==> flow/design.v <==
module badicecream(input         Clk,                 
                             Reset,               
                             frame_clk,           
                input [10:0]   DrawX, DrawY ,    
				input [15:0]   keycode,				  
               	output logic is_BI	,			 
				output logic [10:0] BI_X, BI_Y,
				input logic up_wall, down_wall , left_wall, right_wall,
				output logic [10:0] BI_X_Pos, BI_Y_Pos,
				output logic [5:0] BI_BlkX_Pos, BI_BlkY_Pos
              );
	enum logic[2:0] { 
					 right=3'b000, 
					 left=3'b001,
					 up=3'b010,
					 down=3'b011,
					 Halted=3'b100} Dir, Dir_in, Dir_delayed, Dir_delayed_in;
    parameter [10:0] BI_X_Corner = 11'd64;   
    parameter [10:0] BI_Y_Corner = 11'd95;   
    parameter [5:0] BI_Blk_X_Corner = 6'd1;   
    parameter [5:0] BI_Blk_Y_Corner = 6'd1;   
    parameter [10:0] BI_X_Step = 10'd1;       
    parameter [10:0] BI_Y_Step = 10'd1;       
    parameter  BI_sizeX = 6'd32;         
	parameter  BI_sizeY = 6'd48;
	logic [5:0] frame_counter, per_frame_counter;   
	logic [5:0] frame_counter_in, per_frame_counter_in;
	logic [5:0] pace_counter, pace_counter_in;
    logic [10:0] BI_X_Motion, BI_Y_Motion;
    logic [10:0] BI_X_Pos_in, BI_X_Motion_in, BI_Y_Pos_in, BI_Y_Motion_in;
	logic [5:0] BI_BlkX_Pos_in, BI_BlkY_Pos_in;
	logic [2:0] health;
	assign health = 3'd1;    
    logic frame_clk_delayed, frame_clk_rising_edge;
   always_ff @ (posedge Clk) 
	begin
        frame_clk_delayed <= frame_clk;
        frame_clk_rising_edge <= (frame_clk == 1'b1) && (frame_clk_delayed == 1'b0);
		if (Reset)
		begin
			frame_counter <= 6'b0;
			per_frame_counter <= 6'b0;
		end
		else
		begin
			frame_counter <= frame_counter_in;
			per_frame_counter <=  per_frame_counter_in;
		end
    end
	always_comb
	begin
		frame_counter_in = frame_counter;
		per_frame_counter_in = per_frame_counter;
		if (frame_clk_rising_edge)    
		begin
		per_frame_counter_in = per_frame_counter+6'b1;
		if((per_frame_counter) == 6'b000111)  
			begin
				per_frame_counter_in=6'b0;
				frame_counter_in = frame_counter+6'b1;
				if((frame_counter ) == 6'b100)  
				begin
					frame_counter_in=6'b0;
				end
			end
		end
	end
    always_ff @ (posedge Clk)
    begin
        if (Reset)
        begin
            BI_X_Pos <= BI_X_Corner;
            BI_Y_Pos <= BI_Y_Corner;
			BI_BlkX_Pos <= BI_Blk_X_Corner;
			BI_BlkY_Pos <= BI_Blk_Y_Corner;
            BI_X_Motion <= 10'd0;
            BI_Y_Motion <= 10'd0;
			pace_counter <= 6'd0;
				Dir <= Halted;
				Dir_delayed <= down;
        end
        else
        begin
			pace_counter <= pace_counter_in;
            BI_X_Pos <= BI_X_Pos_in;
            BI_Y_Pos <= BI_Y_Pos_in;
            BI_X_Motion <= BI_X_Motion_in;
            BI_Y_Motion <= BI_Y_Motion_in;
			BI_BlkX_Pos <= BI_BlkX_Pos_in;
			BI_BlkY_Pos <= BI_BlkY_Pos_in;
			Dir <= Dir_in;
			Dir_delayed <= Dir_delayed_in;
        end
    end
    always_comb
    begin
		pace_counter_in = pace_counter;
        BI_X_Pos_in = BI_X_Pos;
        BI_Y_Pos_in = BI_Y_Pos;
		BI_X_Motion_in = BI_X_Motion;
		BI_Y_Motion_in = BI_Y_Motion;
        BI_BlkX_Pos_in = BI_BlkX_Pos;    
        BI_BlkY_Pos_in = BI_BlkY_Pos;
		Dir_in = Dir;
		Dir_delayed_in = Dir_delayed;
		if(health != 0)
		begin
			if (frame_clk_rising_edge)
			begin
            	BI_X_Pos_in = BI_X_Pos + BI_X_Motion_in;
            	BI_Y_Pos_in = BI_Y_Pos + BI_Y_Motion_in;
				if (Dir == Halted)  
				begin
					if ((keycode[7:0] == 8'd26) || ((keycode[15:8] == 8'd26 )))  
					begin
						Dir_delayed_in = up;
						if(up_wall)
						begin
							BI_Y_Motion_in = 0;
							BI_X_Motion_in = 0;
							Dir_in = Halted;
						end
						else
						begin
							BI_Y_Motion_in = -BI_Y_Step;
							BI_X_Motion_in = 0;
							Dir_in = up;	
						end
					end
					else if (((keycode[7:0] == 8'd4) || keycode[15:8] == 8'd4 ))  
						begin
							Dir_delayed_in = left;
							if (left_wall)			
							begin
								BI_X_Motion_in = 0;
								BI_Y_Motion_in = 0;
								Dir_in = Halted;
							end
							else
							begin
								BI_Y_Motion_in = 0;
								BI_X_Motion_in = -BI_X_Step;
								Dir_in = left;
							end
						end
					else if((keycode[7:0] == 8'd22) || ((keycode[15:8] == 8'd22 )))  
						begin
							Dir_delayed_in = down;
							if (down_wall) 
							begin
								BI_Y_Motion_in = 0;
								BI_X_Motion_in = 0;
							Dir_in = Halted;
							end
							else
							begin
								BI_Y_Motion_in = BI_Y_Step;
								BI_X_Motion_in = 0;
								Dir_in = down;
							end
						end
					else if (((keycode[7:0]) == 8'd7) || ((keycode[15:8]) == 8'd7))  
						begin
							Dir_delayed_in = right;
							if(right_wall) 
							begin
								BI_X_Motion_in = 0;
								BI_Y_Motion_in = 0;
								Dir_in = Halted;
							end
							else
							begin
								BI_Y_Motion_in = 0;
								BI_X_Motion_in = BI_X_Step;
								Dir_in = right;	
							end
						end
					else
						begin              
						end
				end
				else  
				begin
					pace_counter_in = pace_counter + 6'd1;
					if(pace_counter == 6'd31)
					begin
						pace_counter_in = 6'd0;
						case(Dir)
							left:
							begin
								BI_BlkX_Pos_in = BI_BlkX_Pos -1;
							end
							right:
							begin
								BI_BlkX_Pos_in = BI_BlkX_Pos +1;
							end
							up:
							begin
								BI_BlkY_Pos_in = BI_BlkY_Pos -1;
							end
							down:
							begin
								BI_BlkY_Pos_in = BI_BlkY_Pos +1;
							end
							default:
							begin
								BI_BlkY_Pos_in = 0;  
							end
						endcase
						Dir_in = Halted;
						BI_Y_Motion_in = 0;
						BI_X_Motion_in = 0;						
					end
				end
			end
        end
    end
    int DistX, DistY, Size;
    assign DistX = DrawX - BI_X_Pos;
    assign DistY = DrawY - BI_Y_Pos;
    always_comb begin
		   if (DistX < BI_sizeX && DistX >= 0 && DistY<=0 && -DistY < BI_sizeY)
		  begin
        is_BI = 1'b1;
				BI_X = DrawX - BI_X_Pos+({5'b0, frame_counter}*32);
				BI_Y = DrawY - BI_Y_Pos+BI_sizeY-1+ Dir_delayed_in*48;
		  end
        else
		  begin
        is_BI = 1'b0;
				BI_X = 0;
				BI_Y = 0;
        end
    end
endmodule
# Step by step through the tools: badicecream
# The steps from the RTL of badicecream to its reports follow in flow order.
# Lines are those of the file above, counted from 1.
# Operators carry their Yosys type and port widths (W data, S select, Z words).
# Library cell names are shortened.
# A cell with -- has no value.
[inputs] design="badicecream" clock="Clk" library="sky130hd" corner="tt_025C_1v80"

# Elaborated design
# Counts by Yosys on the flattened word-level netlist (proc, flatten, opt, wreduce; memories kept). Register bits leave out memories and registers merged into their read ports (data or address). Print and check cells are left out.
[op_classes] eq_ne=16 n_mux=39 multipliers=1 n_logic=3 addsub=16 reduce_logical=17 compare=4
[op_table] operator="$mux W11" n=15
[op_table] operator="$lt A32 B6 Y1 const B" n=2
[op_table] operator="$mux W3" n=16
[op_table] operator="$add A11 B11 Y11" n=3
[op_table] operator="$neg A32 Y32" n=1
[op_table] operator="$eq A8 B3 Y1 const B" n=4
[op_table] operator="$eq A8 B5 Y1 const B" n=4
[op_table] operator="$add A6 B1 Y6 const B" n=5
[op_table] operator="$sub A11 B11 Y12" n=2
[op_table] operator="$pmux W6 S3" n=1
[op_table] operator="$mux W6" n=3
[op_table] operator="$ge A12 B1 Y1 const B" n=1
[op_table] operator="$le A12 B1 Y1 const B" n=1
[op_table] operator="$sub A6 B1 Y6 const B" n=2
[op_table] operator="$eq A6 B3 Y1 const B" n=2
[op_table] operator="$pmux W6 S2" n=1
[op_table] operator="$sub A11 B1 Y11 const B" n=1
[op_table] operator="$add A11 B6 Y11 const B" n=1
[op_table] operator="$add A11 B9 Y11" n=1
[op_table] operator="$mul A3 B2 Y5 const B" n=1
[op_table] operator="$reduce_and A4 Y1" n=2
[op_table] operator="$eq A3 B2 Y1 const B" n=2
[op_table] operator="$eq A6 B5 Y1 const B" n=1
[op_table] operator="$ne A5 B1 Y1 const B" n=1
[op_table] operator="$logic_and A1 B1 Y1" n=4
[op_table] operator="$logic_or A1 B1 Y1" n=4
[op_table] operator="$reduce_and A2 Y1" n=2
[op_table] operator="$reduce_bool A2 Y1" n=2
# Other operator kinds: 7; their cells: 11.
[word_totals] out_inout_bits=57 input_bits=45 elab_cells=109 reg_bits=82

# Longest topological paths
# Longest topological path by Yosys (ltp), each cell counted once; first at word level (registers and memories cut), then after technology mapping (sequential cells cut; the memories' decode and read muxes count).
[depth] depth_word=11 ABC_AREA=0 ltp_mapped=21 mapped_depth_nobuf=20

# After synthesis
# Yosys stat after the flow's synthesis: flattened, memories mapped to cells. It holds for the ABC_AREA given above (unset counts as 0); a run with the other value may have another netlist.
[types] type="dfxtp_1" n=68 area_total_um2=1.36E+03
[types] type="ha_1" n=81 area_total_um2=1.01E+03
[types] type="xnor2_1" n=42 area_total_um2=367.853
[types] type="nor2_1" n=87 area_total_um2=326.563
[types] type="inv_1" n=60 area_total_um2=225.216
[types] type="xor2_1" n=23 area_total_um2=201.443
[types] type="a21oi_1" n=40 area_total_um2=200.192
[types] type="mux2i_1" n=20 area_total_um2=200.192
[types] type="nand2_1" n=43 area_total_um2=161.405
[types] type="fa_1" n=8 area_total_um2=160.154
[types] type="a21o_1" n=18 area_total_um2=135.13
[types] type="nor3_1" n=26 area_total_um2=130.125
[types] type="nor2_2" n=19 area_total_um2=118.864
[types] type="o21ai_0" n=20 area_total_um2=100.096
[types] type="nand2b_1" n=15 area_total_um2=93.84
[types] type="nor2b_1" n=15 area_total_um2=93.84
[types] type="o21a_1" n=10 area_total_um2=75.072
[types] type="or3_1" n=12 area_total_um2=75.072
# Other cell types: 46; their cells: 123.
[mapped] n_buf=15 ff_cells=68 sequential_area_um2=1361.3 synth_area_um2=6000.8 cells=730

# Worst setup path after synthesis
# OpenSTA on the mapped netlist: ideal clock, no wires. The path of least setup slack (recovery checks aside). Input and output delay are each 20% of the period. Register names are those of the netlist, which keeps one name where synthesis merged equal registers.
[synth_path] path_type="input -> output" start="input port DrawY[1]" end="output port BI_Y[3]" path_stages=15 t_first_pin_ps=1600 path_delay_ps=4092 t_arrival_ps=5692 input_delay_ps=1600 t_required_ps=6400 slack_ps=708 output_delay_ps=1600 clock_period_ps=8000 path_buffers=0 period_less_setup_slack_ps=7292
# "path_delay_ps" = arrival - input delay + setup time.
# At an output port there is no setup time.
# "path_stages": output pins that drive a net of the path, with the launching flip-flop's if there is one; two outputs of one cell count as two.
# "period_less_setup_slack_ps" = period - worst setup slack (recovery checks aside). The figure is calculated, with input and output delays left at 20% of the set period.
# Between the ends stands the longest chain of elaborated cells between them, by number of cells; it is not shown to be the way that was timed. Of several equally long chains one is given.
# A line is the first line of the expression or statement that the cell stems from. Yosys adds cells for indexed reads and writes and turns some case tables into memories.
[synth_via] path_cell_list="ha_1 -> nor2b_1 -> o2111a_2 -> nor3_4 -> o21ai_0 -> xor2_1 -> or4_1 -> or4_1 -> ha_1 -> or4b_2 -> nor4_1 -> nand4b_1 -> a221oi_2 -> o2111ai_4 -> nor3_1" elab_chain_len=5 cells_between=10 cone_classes="5 x add/sub; 2 x compare; 1 x mux; 2 x reduce/logical"
[synth_rtl] element="from (decl)" line=4 source="input [10:0]   DrawX, DrawY ,"
[synth_rtl] element="$sub A11 B11 Y12" line=226 source="BI_Y = DrawY - BI_Y_Pos+BI_sizeY-1+ Dir_delayed_in*48;"
[synth_rtl] element="$add A11 B6 Y11" line=226
[synth_rtl] element="$sub A11 B1 Y11" line=226
[synth_rtl] element="$add A11 B9 Y11" line=226
[synth_rtl] element="$mux W11" line=222 source="if (DistX < BI_sizeX && DistX >= 0 && DistY<=0 && -DistY < BI_sizeY)"
[synth_rtl] element="to (decl)" line=7 source="output logic [10:0] BI_X, BI_Y,"

# Timing after layout
# Path of least setup slack in the final report of record 1 (OpenROAD, finished layout, wires in). Where an end is a register, its clock arrival counts in the times.
# The report prints the path's times to 10 ps; the period is as set.
[layout_path] path_type="input -> output" start="input port DrawY[0]" end="output port BI_Y[3]" clock_period_ps=12400 input_delay_ps=2480 t_first_pin_ps=2480 output_delay_ps=2480 t_required_ps=9920 path_buffers=3 path_stages=19 slack_ps=1580 t_arrival_ps=8340
# Between the ends stands the longest chain of elaborated cells between them, by number of cells; it is not shown to be the way that was timed. Of several equally long chains one is given.
[layout_via] path_cell_list="clkdlybuf4s50_1 -> inv_1 -> ha_1 -> fa_1 -> nand2b_1 -> a21oi_1 -> or3_1 -> o2111ai_1 -> or4_1 -> or4_1 -> ha_1 -> or4b_2 -> nor4_1 -> nand4b_1 -> a221oi_2 -> o2111ai_4 -> buf_8 -> nor3_1 -> clkdlybuf4s50_1" elab_chain_len=5 cells_between=10 cone_classes="5 x add/sub; 2 x compare; 1 x mux; 2 x reduce/logical"
[layout_rtl] element="from (decl)" line=4 source="input [10:0]   DrawX, DrawY ,"
[layout_rtl] element="$sub A11 B11 Y12" line=226 source="BI_Y = DrawY - BI_Y_Pos+BI_sizeY-1+ Dir_delayed_in*48;"
[layout_rtl] element="$add A11 B6 Y11" line=226
[layout_rtl] element="$sub A11 B1 Y11" line=226
[layout_rtl] element="$add A11 B9 Y11" line=226
[layout_rtl] element="$mux W11" line=222 source="if (DistX < BI_sizeX && DistX >= 0 && DistY<=0 && -DistY < BI_sizeY)"
[layout_rtl] element="to (decl)" line=7 source="output logic [10:0] BI_X, BI_Y,"

# Design badicecream on sky130hd. What follows are 5 stored runs of the flow, each under its own settings; their order means nothing. The constraints put input and output delay at 20% of the set period each and load the outputs with 0.01 pF.
# "clock_period_reached_ps" means the clock period less the worst setup slack. The figure is calculated, with input and output delays left at 20% of the set period.
# "critical_path_time_ps" means the part of the period allowed to the worst setup path (the constraints hold back 20% at inputs and 20% at outputs) less its slack; where the path has registers, the arrival times of their clocks count too.
# "fin_power_mw" is the tool's figure for a default switching activity; nothing was simulated.
# "critical_path_time_ps" is known to 10 ps.
run="record 1" settings CELL_PAD_IN_SITES_GLOBAL_PLACEMENT=1 CORE_ASPECT_RATIO=0.53 CORE_UTILIZATION=38 CTS_CLUSTER_DIAMETER=273 CTS_CLUSTER_SIZE=90 GPL_ROUTABILITY_DRIVEN=1 GPL_TIMING_DRIVEN=1 HOLD_SLACK_MARGIN=0.28 MAX_ROUTING_LAYER="met4" PLACE_DENSITY=0.85 SLEW_MARGIN=35 TNS_END_PERCENT=35 period_ns=12.4 CAP_MARGIN=20 CORE_MARGIN=2
run="record 1" results worst_hold_slack_ps=382 ws_setup_ps=1583 final_die_area_um2=16863.6 yosys_chip_area_um2=6000.8 finalCellArea_um2=7558.5 fin_power_mw=0.6541 clock_period_reached_ps=10817 critical_path_time_ps=5860 worst_path_kind="input -> output" tns_setup_ps=0 final_util_frac=0.489
run="record 2" settings CELL_PAD_IN_SITES_GLOBAL_PLACEMENT=1 CORE_ASPECT_RATIO=0.53 CORE_UTILIZATION=38 CTS_CLUSTER_DIAMETER=396 CTS_CLUSTER_SIZE=90 GPL_ROUTABILITY_DRIVEN=1 GPL_TIMING_DRIVEN=1 HOLD_SLACK_MARGIN=0.28 MAX_ROUTING_LAYER="met4" PLACE_DENSITY=0.85 SLEW_MARGIN=35 TNS_END_PERCENT=35 period_ns=12.4 CAP_MARGIN=20 CORE_MARGIN=2
run="record 2" results worst_hold_slack_ps=382 ws_setup_ps=1583 final_die_area_um2=16863.6 yosys_chip_area_um2=6000.8 finalCellArea_um2=7558.5 fin_power_mw=0.6541 clock_period_reached_ps=10817 critical_path_time_ps=5860 worst_path_kind="input -> output" tns_setup_ps=0 final_util_frac=0.489
run="record 3" settings CORE_UTILIZATION=40 SETUP_SLACK_MARGIN=0.2 period_ns=8.0 CAP_MARGIN=20 CORE_MARGIN=2 SLEW_MARGIN=20
run="record 3" results worst_hold_slack_ps=380 ws_setup_ps=322 final_die_area_um2=15997.2 yosys_chip_area_um2=6000.8 finalCellArea_um2=8159.1 fin_power_mw=1.115 clock_period_reached_ps=7678 critical_path_time_ps=4480 worst_path_kind="input -> output" tns_setup_ps=0 final_util_frac=0.559
run="record 4" settings ABC_AREA=1 CAP_MARGIN=15 CORE_UTILIZATION=40 GPL_ROUTABILITY_DRIVEN=0 GPL_TIMING_DRIVEN=0 MAX_ROUTING_LAYER="met4" SETUP_SLACK_MARGIN=0.2 SLEW_MARGIN=30 period_ns=8.0 CORE_MARGIN=2
run="record 4" results worst_hold_slack_ps=379 ws_setup_ps=634 final_die_area_um2=16998.9 yosys_chip_area_um2=6388.6 finalCellArea_um2=8036.5 fin_power_mw=0.9184 clock_period_reached_ps=7366 critical_path_time_ps=4170 worst_path_kind="input -> output" tns_setup_ps=0 final_util_frac=0.51
run="record 5" settings CORE_MARGIN=5 CORE_UTILIZATION=46 CTS_CLUSTER_DIAMETER=301 CTS_CLUSTER_SIZE=75 GPL_TIMING_DRIVEN=0 HOLD_SLACK_MARGIN=0.13 SETUP_SLACK_MARGIN=1.58 period_ns=12.3 CAP_MARGIN=20 SLEW_MARGIN=20
run="record 5" results worst_hold_slack_ps=401 ws_setup_ps=1911 final_die_area_um2=15429.4 yosys_chip_area_um2=6000.8 finalCellArea_um2=7517.2 fin_power_mw=0.6314 clock_period_reached_ps=10389 critical_path_time_ps=5470 worst_path_kind="input -> output" tns_setup_ps=0 final_util_frac=0.591
